==> flow/design.v <==
module MAC(  
  input         clock,  
  input  [7:0]  io_a,  
  input  [7:0]  io_b,  
  input  [15:0] io_c,  
  output [16:0] io_y  
);
  reg [7:0] rA;  
  reg [7:0] rB;  
  reg [15:0] rC;  
  wire [15:0] mult;  
  assign mult = $signed(rA) * $signed(rB);  
  assign io_y = $signed(rC) + $signed(mult);  
  always @(posedge clock) begin
    rA <= io_a;
    rB <= io_b;
    rC <= io_c;
  end
endmodule
module Adder(  
  input         clock,  
  input  [16:0] io_a,  
  input  [16:0] io_b,  
  output [17:0] io_y  
);
  reg [16:0] rA;  
  reg [16:0] rB;  
  assign io_y = $signed(rA) + $signed(rB);  
  always @(posedge clock) begin
    rA <= io_a;
    rB <= io_b;
  end
endmodule
module Adder_8(  
  input         clock,  
  input  [17:0] io_a,  
  input  [17:0] io_b,  
  output [18:0] io_y  
);
  reg [17:0] rA;  
  reg [17:0] rB;  
  assign io_y = $signed(rA) + $signed(rB);  
  always @(posedge clock) begin
    rA <= io_a;
    rB <= io_b;
  end
endmodule
module Adder_12(  
  input         clock,  
  input  [18:0] io_a,  
  input  [18:0] io_b,  
  output [19:0] io_y  
);
  reg [18:0] rA;  
  reg [18:0] rB;  
  assign io_y = $signed(rA) + $signed(rB);  
  always @(posedge clock) begin
    rA <= io_a;
    rB <= io_b;
  end
endmodule
module Adder_14(  
  input         clock,  
  input  [19:0] io_a,  
  input  [19:0] io_b,  
  output [20:0] io_y  
);
  reg [19:0] rA;  
  reg [19:0] rB;  
  assign io_y = $signed(rA) + $signed(rB);  
  always @(posedge clock) begin
    rA <= io_a;
    rB <= io_b;
  end
endmodule
module DotProduct(  
  input         clock,  
  input  [7:0]  io_a_0,
  input  [7:0]  io_a_1,
  input  [7:0]  io_a_2,
  input  [7:0]  io_a_3,
  input  [7:0]  io_a_4,
  input  [7:0]  io_a_5,
  input  [7:0]  io_a_6,
  input  [7:0]  io_a_7,
  input  [7:0]  io_a_8,
  input  [7:0]  io_a_9,
  input  [7:0]  io_a_10,
  input  [7:0]  io_a_11,
  input  [7:0]  io_a_12,
  input  [7:0]  io_a_13,
  input  [7:0]  io_a_14,
  input  [7:0]  io_a_15,
  input  [7:0]  io_b_0,  
  input  [7:0]  io_b_1,  
  input  [7:0]  io_b_2,  
  input  [7:0]  io_b_3,  
  input  [7:0]  io_b_4,  
  input  [7:0]  io_b_5,  
  input  [7:0]  io_b_6,  
  input  [7:0]  io_b_7,  
  input  [7:0]  io_b_8,  
  input  [7:0]  io_b_9,  
  input  [7:0]  io_b_10,  
  input  [7:0]  io_b_11,  
  input  [7:0]  io_b_12,  
  input  [7:0]  io_b_13,  
  input  [7:0]  io_b_14,  
  input  [7:0]  io_b_15,  
  output [20:0] io_y  
);
  wire  m_0_clock;  
  wire [7:0] m_0_io_a;  
  wire [7:0] m_0_io_b;  
  wire [15:0] m_0_io_c;  
  wire [16:0] m_0_io_y;  
  wire  m_1_clock;  
  wire [7:0] m_1_io_a;  
  wire [7:0] m_1_io_b;  
  wire [15:0] m_1_io_c;  
  wire [16:0] m_1_io_y;  
  wire  m_2_clock;  
  wire [7:0] m_2_io_a;  
  wire [7:0] m_2_io_b;  
  wire [15:0] m_2_io_c;  
  wire [16:0] m_2_io_y;  
  wire  m_3_clock;  
  wire [7:0] m_3_io_a;  
  wire [7:0] m_3_io_b;  
  wire [15:0] m_3_io_c;  
  wire [16:0] m_3_io_y;  
  wire  m_4_clock;  
  wire [7:0] m_4_io_a;  
  wire [7:0] m_4_io_b;  
  wire [15:0] m_4_io_c;  
  wire [16:0] m_4_io_y;  
  wire  m_5_clock;  
  wire [7:0] m_5_io_a;  
  wire [7:0] m_5_io_b;  
  wire [15:0] m_5_io_c;  
  wire [16:0] m_5_io_y;  
  wire  m_6_clock;  
  wire [7:0] m_6_io_a;  
  wire [7:0] m_6_io_b;  
  wire [15:0] m_6_io_c;  
  wire [16:0] m_6_io_y;  
  wire  m_7_clock;  
  wire [7:0] m_7_io_a;  
  wire [7:0] m_7_io_b;  
  wire [15:0] m_7_io_c;  
  wire [16:0] m_7_io_y;  
  wire  m_8_clock;  
  wire [7:0] m_8_io_a;  
  wire [7:0] m_8_io_b;  
  wire [15:0] m_8_io_c;  
  wire [16:0] m_8_io_y;  
  wire  m_9_clock;  
  wire [7:0] m_9_io_a;  
  wire [7:0] m_9_io_b;  
  wire [15:0] m_9_io_c;  
  wire [16:0] m_9_io_y;  
  wire  m_10_clock;  
  wire [7:0] m_10_io_a;  
  wire [7:0] m_10_io_b;  
  wire [15:0] m_10_io_c;  
  wire [16:0] m_10_io_y;  
  wire  m_11_clock;  
  wire [7:0] m_11_io_a;  
  wire [7:0] m_11_io_b;  
  wire [15:0] m_11_io_c;  
  wire [16:0] m_11_io_y;  
  wire  m_12_clock;  
  wire [7:0] m_12_io_a;  
  wire [7:0] m_12_io_b;  
  wire [15:0] m_12_io_c;  
  wire [16:0] m_12_io_y;  
  wire  m_13_clock;  
  wire [7:0] m_13_io_a;  
  wire [7:0] m_13_io_b;  
  wire [15:0] m_13_io_c;  
  wire [16:0] m_13_io_y;  
  wire  m_14_clock;  
  wire [7:0] m_14_io_a;  
  wire [7:0] m_14_io_b;  
  wire [15:0] m_14_io_c;  
  wire [16:0] m_14_io_y;  
  wire  m_15_clock;  
  wire [7:0] m_15_io_a;  
  wire [7:0] m_15_io_b;  
  wire [15:0] m_15_io_c;  
  wire [16:0] m_15_io_y;  
  wire  a_0_0_clock;  
  wire [16:0] a_0_0_io_a;  
  wire [16:0] a_0_0_io_b;  
  wire [17:0] a_0_0_io_y;  
  wire  a_0_1_clock;  
  wire [16:0] a_0_1_io_a;  
  wire [16:0] a_0_1_io_b;  
  wire [17:0] a_0_1_io_y;  
  wire  a_0_2_clock;  
  wire [16:0] a_0_2_io_a;  
  wire [16:0] a_0_2_io_b;  
  wire [17:0] a_0_2_io_y;  
  wire  a_0_3_clock;  
  wire [16:0] a_0_3_io_a;  
  wire [16:0] a_0_3_io_b;  
  wire [17:0] a_0_3_io_y;  
  wire  a_0_4_clock;  
  wire [16:0] a_0_4_io_a;  
  wire [16:0] a_0_4_io_b;  
  wire [17:0] a_0_4_io_y;  
  wire  a_0_5_clock;  
  wire [16:0] a_0_5_io_a;  
  wire [16:0] a_0_5_io_b;  
  wire [17:0] a_0_5_io_y;  
  wire  a_0_6_clock;  
  wire [16:0] a_0_6_io_a;  
  wire [16:0] a_0_6_io_b;  
  wire [17:0] a_0_6_io_y;  
  wire  a_0_7_clock;  
  wire [16:0] a_0_7_io_a;  
  wire [16:0] a_0_7_io_b;  
  wire [17:0] a_0_7_io_y;  
  wire  a_1_0_clock;  
  wire [17:0] a_1_0_io_a;  
  wire [17:0] a_1_0_io_b;  
  wire [18:0] a_1_0_io_y;  
  wire  a_1_1_clock;  
  wire [17:0] a_1_1_io_a;  
  wire [17:0] a_1_1_io_b;  
  wire [18:0] a_1_1_io_y;  
  wire  a_1_2_clock;  
  wire [17:0] a_1_2_io_a;  
  wire [17:0] a_1_2_io_b;  
  wire [18:0] a_1_2_io_y;  
  wire  a_1_3_clock;  
  wire [17:0] a_1_3_io_a;  
  wire [17:0] a_1_3_io_b;  
  wire [18:0] a_1_3_io_y;  
  wire  a_2_0_clock;  
  wire [18:0] a_2_0_io_a;  
  wire [18:0] a_2_0_io_b;  
  wire [19:0] a_2_0_io_y;  
  wire  a_2_1_clock;  
  wire [18:0] a_2_1_io_a;  
  wire [18:0] a_2_1_io_b;  
  wire [19:0] a_2_1_io_y;  
  wire  a_3_0_clock;  
  wire [19:0] a_3_0_io_a;  
  wire [19:0] a_3_0_io_b;  
  wire [20:0] a_3_0_io_y;  
  MAC m_0 (  
    .clock(m_0_clock),
    .io_a(m_0_io_a),
    .io_b(m_0_io_b),
    .io_c(m_0_io_c),
    .io_y(m_0_io_y)
  );
  MAC m_1 (  
    .clock(m_1_clock),
    .io_a(m_1_io_a),
    .io_b(m_1_io_b),
    .io_c(m_1_io_c),
    .io_y(m_1_io_y)
  );
  MAC m_2 (  
    .clock(m_2_clock),
    .io_a(m_2_io_a),
    .io_b(m_2_io_b),
    .io_c(m_2_io_c),
    .io_y(m_2_io_y)
  );
  MAC m_3 (  
    .clock(m_3_clock),
    .io_a(m_3_io_a),
    .io_b(m_3_io_b),
    .io_c(m_3_io_c),
    .io_y(m_3_io_y)
  );
  MAC m_4 (  
    .clock(m_4_clock),
    .io_a(m_4_io_a),
    .io_b(m_4_io_b),
    .io_c(m_4_io_c),
    .io_y(m_4_io_y)
  );
  MAC m_5 (  
    .clock(m_5_clock),
    .io_a(m_5_io_a),
    .io_b(m_5_io_b),
    .io_c(m_5_io_c),
    .io_y(m_5_io_y)
  );
  MAC m_6 (  
    .clock(m_6_clock),
    .io_a(m_6_io_a),
    .io_b(m_6_io_b),
    .io_c(m_6_io_c),
    .io_y(m_6_io_y)
  );
  MAC m_7 (  
    .clock(m_7_clock),
    .io_a(m_7_io_a),
    .io_b(m_7_io_b),
    .io_c(m_7_io_c),
    .io_y(m_7_io_y)
  );
  MAC m_8 (  
    .clock(m_8_clock),
    .io_a(m_8_io_a),
    .io_b(m_8_io_b),
    .io_c(m_8_io_c),
    .io_y(m_8_io_y)
  );
  MAC m_9 (  
    .clock(m_9_clock),
    .io_a(m_9_io_a),
    .io_b(m_9_io_b),
    .io_c(m_9_io_c),
    .io_y(m_9_io_y)
  );
  MAC m_10 (  
    .clock(m_10_clock),
    .io_a(m_10_io_a),
    .io_b(m_10_io_b),
    .io_c(m_10_io_c),
    .io_y(m_10_io_y)
  );
  MAC m_11 (  
    .clock(m_11_clock),
    .io_a(m_11_io_a),
    .io_b(m_11_io_b),
    .io_c(m_11_io_c),
    .io_y(m_11_io_y)
  );
  MAC m_12 (  
    .clock(m_12_clock),
    .io_a(m_12_io_a),
    .io_b(m_12_io_b),
    .io_c(m_12_io_c),
    .io_y(m_12_io_y)
  );
  MAC m_13 (  
    .clock(m_13_clock),
    .io_a(m_13_io_a),
    .io_b(m_13_io_b),
    .io_c(m_13_io_c),
    .io_y(m_13_io_y)
  );
  MAC m_14 (  
    .clock(m_14_clock),
    .io_a(m_14_io_a),
    .io_b(m_14_io_b),
    .io_c(m_14_io_c),
    .io_y(m_14_io_y)
  );
  MAC m_15 (  
    .clock(m_15_clock),
    .io_a(m_15_io_a),
    .io_b(m_15_io_b),
    .io_c(m_15_io_c),
    .io_y(m_15_io_y)
  );
  Adder a_0_0 (  
    .clock(a_0_0_clock),
    .io_a(a_0_0_io_a),
    .io_b(a_0_0_io_b),
    .io_y(a_0_0_io_y)
  );
  Adder a_0_1 (  
    .clock(a_0_1_clock),
    .io_a(a_0_1_io_a),
    .io_b(a_0_1_io_b),
    .io_y(a_0_1_io_y)
  );
  Adder a_0_2 (  
    .clock(a_0_2_clock),
    .io_a(a_0_2_io_a),
    .io_b(a_0_2_io_b),
    .io_y(a_0_2_io_y)
  );
  Adder a_0_3 (  
    .clock(a_0_3_clock),
    .io_a(a_0_3_io_a),
    .io_b(a_0_3_io_b),
    .io_y(a_0_3_io_y)
  );
  Adder a_0_4 (  
    .clock(a_0_4_clock),
    .io_a(a_0_4_io_a),
    .io_b(a_0_4_io_b),
    .io_y(a_0_4_io_y)
  );
  Adder a_0_5 (  
    .clock(a_0_5_clock),
    .io_a(a_0_5_io_a),
    .io_b(a_0_5_io_b),
    .io_y(a_0_5_io_y)
  );
  Adder a_0_6 (  
    .clock(a_0_6_clock),
    .io_a(a_0_6_io_a),
    .io_b(a_0_6_io_b),
    .io_y(a_0_6_io_y)
  );
  Adder a_0_7 (  
    .clock(a_0_7_clock),
    .io_a(a_0_7_io_a),
    .io_b(a_0_7_io_b),
    .io_y(a_0_7_io_y)
  );
  Adder_8 a_1_0 (  
    .clock(a_1_0_clock),
    .io_a(a_1_0_io_a),
    .io_b(a_1_0_io_b),
    .io_y(a_1_0_io_y)
  );
  Adder_8 a_1_1 (  
    .clock(a_1_1_clock),
    .io_a(a_1_1_io_a),
    .io_b(a_1_1_io_b),
    .io_y(a_1_1_io_y)
  );
  Adder_8 a_1_2 (  
    .clock(a_1_2_clock),
    .io_a(a_1_2_io_a),
    .io_b(a_1_2_io_b),
    .io_y(a_1_2_io_y)
  );
  Adder_8 a_1_3 (  
    .clock(a_1_3_clock),
    .io_a(a_1_3_io_a),
    .io_b(a_1_3_io_b),
    .io_y(a_1_3_io_y)
  );
  Adder_12 a_2_0 (  
    .clock(a_2_0_clock),
    .io_a(a_2_0_io_a),
    .io_b(a_2_0_io_b),
    .io_y(a_2_0_io_y)
  );
  Adder_12 a_2_1 (  
    .clock(a_2_1_clock),
    .io_a(a_2_1_io_a),
    .io_b(a_2_1_io_b),
    .io_y(a_2_1_io_y)
  );
  Adder_14 a_3_0 (  
    .clock(a_3_0_clock),
    .io_a(a_3_0_io_a),
    .io_b(a_3_0_io_b),
    .io_y(a_3_0_io_y)
  );
  assign io_y = a_3_0_io_y;  
  assign m_0_clock = clock;  
  assign m_0_io_a = io_a_0;  
  assign m_0_io_b = io_b_0;  
  assign m_0_io_c = 16'sh0;  
  assign m_1_clock = clock;  
  assign m_1_io_a = io_a_1;  
  assign m_1_io_b = io_b_1;  
  assign m_1_io_c = 16'sh0;  
  assign m_2_clock = clock;  
  assign m_2_io_a = io_a_2;  
  assign m_2_io_b = io_b_2;  
  assign m_2_io_c = 16'sh0;  
  assign m_3_clock = clock;  
  assign m_3_io_a = io_a_3;  
  assign m_3_io_b = io_b_3;  
  assign m_3_io_c = 16'sh0;  
  assign m_4_clock = clock;  
  assign m_4_io_a = io_a_4;  
  assign m_4_io_b = io_b_4;  
  assign m_4_io_c = 16'sh0;  
  assign m_5_clock = clock;  
  assign m_5_io_a = io_a_5;  
  assign m_5_io_b = io_b_5;  
  assign m_5_io_c = 16'sh0;  
  assign m_6_clock = clock;  
  assign m_6_io_a = io_a_6;  
  assign m_6_io_b = io_b_6;  
  assign m_6_io_c = 16'sh0;  
  assign m_7_clock = clock;  
  assign m_7_io_a = io_a_7;  
  assign m_7_io_b = io_b_7;  
  assign m_7_io_c = 16'sh0;  
  assign m_8_clock = clock;  
  assign m_8_io_a = io_a_8;  
  assign m_8_io_b = io_b_8;  
  assign m_8_io_c = 16'sh0;  
  assign m_9_clock = clock;  
  assign m_9_io_a = io_a_9;  
  assign m_9_io_b = io_b_9;  
  assign m_9_io_c = 16'sh0;  
  assign m_10_clock = clock;  
  assign m_10_io_a = io_a_10;  
  assign m_10_io_b = io_b_10;  
  assign m_10_io_c = 16'sh0;  
  assign m_11_clock = clock;  
  assign m_11_io_a = io_a_11;  
  assign m_11_io_b = io_b_11;  
  assign m_11_io_c = 16'sh0;  
  assign m_12_clock = clock;  
  assign m_12_io_a = io_a_12;  
  assign m_12_io_b = io_b_12;  
  assign m_12_io_c = 16'sh0;  
  assign m_13_clock = clock;  
  assign m_13_io_a = io_a_13;  
  assign m_13_io_b = io_b_13;  
  assign m_13_io_c = 16'sh0;  
  assign m_14_clock = clock;  
  assign m_14_io_a = io_a_14;  
  assign m_14_io_b = io_b_14;  
  assign m_14_io_c = 16'sh0;  
  assign m_15_clock = clock;  
  assign m_15_io_a = io_a_15;  
  assign m_15_io_b = io_b_15;  
  assign m_15_io_c = 16'sh0;  
  assign a_0_0_clock = clock;  
  assign a_0_0_io_a = m_0_io_y;  
  assign a_0_0_io_b = m_1_io_y;  
  assign a_0_1_clock = clock;  
  assign a_0_1_io_a = m_2_io_y;  
  assign a_0_1_io_b = m_3_io_y;  
  assign a_0_2_clock = clock;  
  assign a_0_2_io_a = m_4_io_y;  
  assign a_0_2_io_b = m_5_io_y;  
  assign a_0_3_clock = clock;  
  assign a_0_3_io_a = m_6_io_y;  
  assign a_0_3_io_b = m_7_io_y;  
  assign a_0_4_clock = clock;  
  assign a_0_4_io_a = m_8_io_y;  
  assign a_0_4_io_b = m_9_io_y;  
  assign a_0_5_clock = clock;  
  assign a_0_5_io_a = m_10_io_y;  
  assign a_0_5_io_b = m_11_io_y;  
  assign a_0_6_clock = clock;  
  assign a_0_6_io_a = m_12_io_y;  
  assign a_0_6_io_b = m_13_io_y;  
  assign a_0_7_clock = clock;  
  assign a_0_7_io_a = m_14_io_y;  
  assign a_0_7_io_b = m_15_io_y;  
  assign a_1_0_clock = clock;  
  assign a_1_0_io_a = a_0_0_io_y;  
  assign a_1_0_io_b = a_0_1_io_y;  
  assign a_1_1_clock = clock;  
  assign a_1_1_io_a = a_0_2_io_y;  
  assign a_1_1_io_b = a_0_3_io_y;  
  assign a_1_2_clock = clock;  
  assign a_1_2_io_a = a_0_4_io_y;  
  assign a_1_2_io_b = a_0_5_io_y;  
  assign a_1_3_clock = clock;  
  assign a_1_3_io_a = a_0_6_io_y;  
  assign a_1_3_io_b = a_0_7_io_y;  
  assign a_2_0_clock = clock;  
  assign a_2_0_io_a = a_1_0_io_y;  
  assign a_2_0_io_b = a_1_1_io_y;  
  assign a_2_1_clock = clock;  
  assign a_2_1_io_a = a_1_2_io_y;  
  assign a_2_1_io_b = a_1_3_io_y;  
  assign a_3_0_clock = clock;  
  assign a_3_0_io_a = a_2_0_io_y;  
  assign a_3_0_io_b = a_2_1_io_y;  
endmodule
# Tool chain data of DotProduct
# Tool output for the design above before and after an edit, in the order of the flow.
# "before" refers to lines of the RTL above, "after" to lines of the edited file.
# "delta" is "after" less "before", of the values as shown; "rel_change_pct" is that difference over "before", in percent.
# Operators: Yosys type, input widths -> output width; for muxes data width and select width s.
# Not given: -
# inputs
top_module	DotProduct
clk_port	clock
library	sky130hd
lib_corner	tt_025C_1v80

# The edit
# The edit as a unified diff against the file above.
# The edit is scripted: it alters the design's behaviour and was not made to optimise anything.
# begin of diff
@@ -410,10 +410,5 @@
     .io_y(a_0_7_io_y)
   );
-  Adder_8 a_1_0 (  
-    .clock(a_1_0_clock),
-    .io_a(a_1_0_io_a),
-    .io_b(a_1_0_io_b),
-    .io_y(a_1_0_io_y)
-  );
+  assign a_1_0_io_y = 0;
   Adder_8 a_1_1 (  
     .clock(a_1_1_clock),
# end of diff

# Word level
# Source: Yosys, flattened and elaborated, memories not mapped. Widths are those after wreduce; folded enables and synchronous resets count as part of the registers. Registers that Yosys merges into a memory's read port (data or address) are not register bits. Print and check cells do not count. Equal cells are merged and count once.
# bits
element	before	after	delta	rel_change_pct
reg_bits	758	582	-176	-23.22
latch_bits	0	0	0	-
ramBits	0	0	0	-
rom_bits	0	0	0	-
clocked_rd_ports_x_width	0	0	0	-
memories	0	0	0	-
in_bits	257	257	0	0.00
elab_cells	93	70	-23	-24.73
# classes
element	before	after	delta	rel_change_pct
n_addsub	15	11	-4	-26.67
n_mul	16	12	-4	-25.00
div_mod_pow	0	0	0	-
cmp	0	0	0	-
n_eq	0	0	0	-
shift	0	0	0	-
mux	0	0	0	-
bitwise	0	0	0	-
reduce_and_logical	0	0	0	-
# ops
op	before	after	delta	rel_change_pct
$mul 8x8->16	16	12	-4	-25.00
$add 16x16->17	8	6	-2	-25.00
$add 18x18->19	2	0	-2	-100.00
$add 17x17->18	4	3	-1	-25.00
$add 19x20->21	0	1	1	-
$add 19x19->20	1	1	0	0.00

# Longest topological paths
# Longest topological path by Yosys (ltp), each cell counted once; first at word level (registers and memories cut), then after technology mapping (sequential cells cut; the memories' decode and read muxes count).
# logic_depth
element	before	after	delta	rel_change_pct
ltp_word	1	1	0	0.00
ABC_AREA	0	0	-	-
depth_mapped	17	17	0	0.00

# After synthesis
# Yosys stat after the flow's synthesis: flattened, memories mapped to cells. It holds for the ABC_AREA given above (unset counts as 0); a run with the other value may have another netlist.
# types
type	before	after	delta	rel_change_pct
sky130_fd_sc_hd__inv_1	1447	1094	-353	-24.40
sky130_fd_sc_hd__fa_1	895	671	-224	-25.03
sky130_fd_sc_hd__ha_1	715	533	-182	-25.45
sky130_fd_sc_hd__dfxtp_1	758	578	-180	-23.75
sky130_fd_sc_hd__and2_1	686	523	-163	-23.76
sky130_fd_sc_hd__xnor2_1	366	258	-108	-29.51
sky130_fd_sc_hd__nor2_1	273	182	-91	-33.33
sky130_fd_sc_hd__nand2_1	359	274	-85	-23.68
sky130_fd_sc_hd__a21oi_1	239	171	-68	-28.45
sky130_fd_sc_hd__o21ai_0	163	108	-55	-33.74
sky130_fd_sc_hd__nor2b_1	143	108	-35	-24.48
sky130_fd_sc_hd__a21o_1	79	57	-22	-27.85
sky130_fd_sc_hd__nand3_1	62	43	-19	-30.65
sky130_fd_sc_hd__nand2b_1	82	64	-18	-21.95
sky130_fd_sc_hd__o21a_1	71	55	-16	-22.54
sky130_fd_sc_hd__nor4_1	10	20	10	100.00
sky130_fd_sc_hd__a21boi_0	22	13	-9	-40.91
sky130_fd_sc_hd__a2111oi_0	19	10	-9	-47.37
# Not every row of either side is listed.
# mapped
element	before	after	delta	rel_change_pct
stdcells	6888	5205	-1683	-24.43
synth_area_um2	66322.4	50170.6	-16151.8	-24.35
flip_flops	758	578	-180	-23.75
buf_cells	6	9	3	50.00
# The figures by module come from a second, unflattened synthesis with its own total; it is not the netlist above.
# hier_totals
element	before	after	delta	rel_change_pct
hier_cells	8075	6198	-1877	-23.24
hier_area_um2	83965.5	64401.8	-19563.7	-23.30
# Each row is one instance without its submodules.
# by_module_before
mod	n_inst	cells	mod_area_um2	mod_seq_area_um2
MAC	16	349	3689.8	640.6
Adder	8	161	1600.3	680.7
Adder_8	4	159	1604.0	720.7
Adder_12	2	191	1899.3	760.7
Adder_14	1	184	1908.1	800.8
(no name shown)	1	1	3.8	0.0
# by_module_after
mod	n_inst	cells	mod_area_um2	mod_seq_area_um2
MAC	12	349	3689.8	640.6
Adder	6	161	1600.3	680.7
Adder_8	3	159	1604.0	720.7
Adder_12	2	191	1899.3	760.7
Adder_14	1	184	1908.1	800.8
(no name shown)	1	1	3.8	0.0

# Path before layout
# OpenSTA on the mapped netlist: ideal clock, no wires. The path of least setup slack (recovery checks aside). Input and output delay are each 20% of the period. Register names are those of the netlist, which keeps one name where synthesis merged equal registers.
# synth_timing
element	before	after	delta	rel_change_pct
path_kind	register to register	register to register	-	-
from	register m_0.rB[7]	register m_14.rA[5]	-	-
to	register a_0_0.rA[15]	register a_0_7.rA[14]	-	-
clock_period_ns	5.0	5.0	0.0	0.00
setup_time_ns	0.120	0.079	-0.041	-
t_first_pin_ns	0.000	0.000	0.000	-
t_arrival_ns	4.102	4.045	-0.057	-1.39
slack_ns	0.778	0.876	0.098	-
path_delay_ns	4.222	4.124	-0.098	-2.32
stages	16	17	1	6.25
synth_period_reached_ns	4.222	4.124	-0.098	-2.32
# "path_delay_ns" = arrival - input delay + setup time.
# "stages" counts driving pins, that of a launching flip-flop among them; a cell with two outputs on the path counts twice.
# "synth_period_reached_ns" is the clock period less the worst setup slack; recovery checks do not enter. This is arithmetic on one report: input and output delays are still those of the set period (20% each).
# The rows between start and end are the longest chain of elaborated cells between them; the timing report does not say that the signal goes this way. Where chains are equally long, one stands for them.
# Each line given opens the expression or statement behind the cell; cells for indexed reads and writes are added by Yosys, which also makes memories of some case tables.
# synth_via_before
cell_sequence	sky130_fd_sc_hd__dfxtp_1 sky130_fd_sc_hd__clkinv_1 sky130_fd_sc_hd__fa_1 sky130_fd_sc_hd__fa_1 sky130_fd_sc_hd__inv_1 sky130_fd_sc_hd__fa_1 sky130_fd_sc_hd__inv_1 sky130_fd_sc_hd__fa_1 sky130_fd_sc_hd__inv_1 sky130_fd_sc_hd__ha_1 sky130_fd_sc_hd__o21a_1 sky130_fd_sc_hd__nor2_1 sky130_fd_sc_hd__nor3_1 sky130_fd_sc_hd__a2111oi_0 sky130_fd_sc_hd__a21oi_1 sky130_fd_sc_hd__xnor2_1
elab_chain_cells	1
cells_between	1
cone_lines	1
# synth_rtl_before
element	line_no	rtl
from (decl)	9	reg [7:0] rB;
from (assign)	16	rB <= io_b;
$mul 8x8->16	12	assign mult = $signed(rA) * $signed(rB);
to (assign)	30	rA <= io_a;
to (decl)	26	reg [16:0] rA;
# synth_via_after
cell_sequence	sky130_fd_sc_hd__dfxtp_1 sky130_fd_sc_hd__and2_1 sky130_fd_sc_hd__fa_1 sky130_fd_sc_hd__inv_1 sky130_fd_sc_hd__fa_1 sky130_fd_sc_hd__inv_1 sky130_fd_sc_hd__fa_1 sky130_fd_sc_hd__inv_1 sky130_fd_sc_hd__fa_1 sky130_fd_sc_hd__inv_1 sky130_fd_sc_hd__ha_1 sky130_fd_sc_hd__o21ai_0 sky130_fd_sc_hd__a21boi_0 sky130_fd_sc_hd__o21ai_0 sky130_fd_sc_hd__a21oi_1 sky130_fd_sc_hd__or4_1 sky130_fd_sc_hd__o211ai_1
elab_chain_cells	1
cells_between	1
cone_lines	1
# synth_rtl_after
element	line_no	rtl
from (decl)	8	reg [7:0] rA;
from (assign)	15	rA <= io_a;
$mul 8x8->16	12	assign mult = $signed(rA) * $signed(rB);
to (assign)	30	rA <= io_a;
to (decl)	26	reg [16:0] rA;

# Timing after layout
# From the final timing report of each run of pair 1: the path of least setup slack in the routed layout; clock arrival at registers is part of the times.
# layout_timing
element	before	after	delta	rel_change_pct
path_kind	register to output	register to output	-	-
from	register a_3_0.rB[0]	register a_3_0.rB[0]	-	-
to	output io_y[10]	output io_y[20]	-	-
clock_period_ns	4.77	4.77	0.00	0.00
t_first_pin_ns	0.71	0.65	-0.06	-8.45
t_arrival_ns	3.63	3.52	-0.11	-3.03
slack_ns	0.19	0.29	0.10	-
stages	10	12	2	20.00
# The rows between start and end are the longest chain of elaborated cells between them; the timing report does not say that the signal goes this way. Where chains are equally long, one stands for them.
# layout_via_before
cell_sequence	sky130_fd_sc_hd__dfxtp_1 sky130_fd_sc_hd__ha_1 sky130_fd_sc_hd__inv_1 sky130_fd_sc_hd__fa_1 sky130_fd_sc_hd__nor2b_1 sky130_fd_sc_hd__o21ai_0 sky130_fd_sc_hd__a21boi_2 sky130_fd_sc_hd__o221ai_2 sky130_fd_sc_hd__xnor2_1 sky130_fd_sc_hd__clkdlybuf4s50_1
elab_chain_cells	1
cells_between	1
cone_lines	1
# layout_rtl_before
element	line_no	rtl
from (decl)	69	reg [19:0] rB;
from (assign)	73	rB <= io_b;
$add 19x19->20	70	assign io_y = $signed(rA) + $signed(rB);
to (decl)	110	output [20:0] io_y
# layout_via_after
cell_sequence	sky130_fd_sc_hd__dfxtp_1 sky130_fd_sc_hd__ha_1 sky130_fd_sc_hd__inv_1 sky130_fd_sc_hd__fa_1 sky130_fd_sc_hd__nor2b_1 sky130_fd_sc_hd__o21a_1 sky130_fd_sc_hd__o21a_1 sky130_fd_sc_hd__o211ai_1 sky130_fd_sc_hd__a21oi_2 sky130_fd_sc_hd__nor4_1 sky130_fd_sc_hd__o31a_1 sky130_fd_sc_hd__clkdlybuf4s50_1
elab_chain_cells	1
cells_between	1
cone_lines	1
# layout_rtl_after
element	line_no	rtl
from (decl)	69	reg [19:0] rB;
from (assign)	73	rB <= io_b;
$add 19x20->21	70	assign io_y = $signed(rA) + $signed(rB);
to (decl)	110	output [20:0] io_y

# Measured runs
# Both versions went through the flow (Yosys, OpenROAD) with the same settings in each pair. Constraints: input delay and output delay 20% of the set period each, output load 0.01 pF.
# flow_settings_pair_1
CORE_UTILIZATION	40
period_ns	4.77
CAP_MARGIN	20
CORE_MARGIN	2
SLEW_MARGIN	20
# measured_pair_1
element	before	after	delta	rel_change_pct
synthesis_area_um2	66322.4	50170.6	-16151.8	-24.35
dieArea_um2	169077.0	128275.0	-40802.0	-24.13
final_cell_area_um2	75262.2	56982.2	-18280.0	-24.29
finish.utilization_frac	0.457	0.459	0.002	-
worstSetupSlack_ns	0.187	0.293	0.106	-
setupTns_ns	0.000	0.000	0.000	-
worst_hold_slack_ns	0.461	0.325	-0.136	-
totalPower_mw	51.792	39.239	-12.553	-24.24
achieved_period_ns	4.583	4.477	-0.106	-2.31
# flow_settings_pair_2
ABC_AREA	0
CAP_MARGIN	25
CELL_PAD_IN_SITES_DETAIL_PLACEMENT	1
CORE_UTILIZATION	16
MAX_ROUTING_LAYER	met4
period_ns	7.35
CORE_MARGIN	2
SLEW_MARGIN	20
# measured_pair_2
element	before	after	delta	rel_change_pct
synthesis_area_um2	66322.4	50170.6	-16151.8	-24.35
dieArea_um2	419684.0	318062.0	-101622.0	-24.21
final_cell_area_um2	79829.1	60207.7	-19621.4	-24.58
finish.utilization_frac	0.193	0.193	0.000	-
worstSetupSlack_ns	1.372	1.873	0.501	-
setupTns_ns	0.000	0.000	0.000	-
worst_hold_slack_ns	0.440	0.327	-0.113	-
totalPower_mw	35.819	26.890	-8.929	-24.93
achieved_period_ns	5.978	5.477	-0.501	-8.38
# By "achieved_period_ns" is meant the clock period of the run minus its worst setup slack. This is arithmetic on one report: input and output delays are still those of the set period (20% each).
# "totalPower_mw": no workload was simulated; the value follows from the tool's default switching activity.
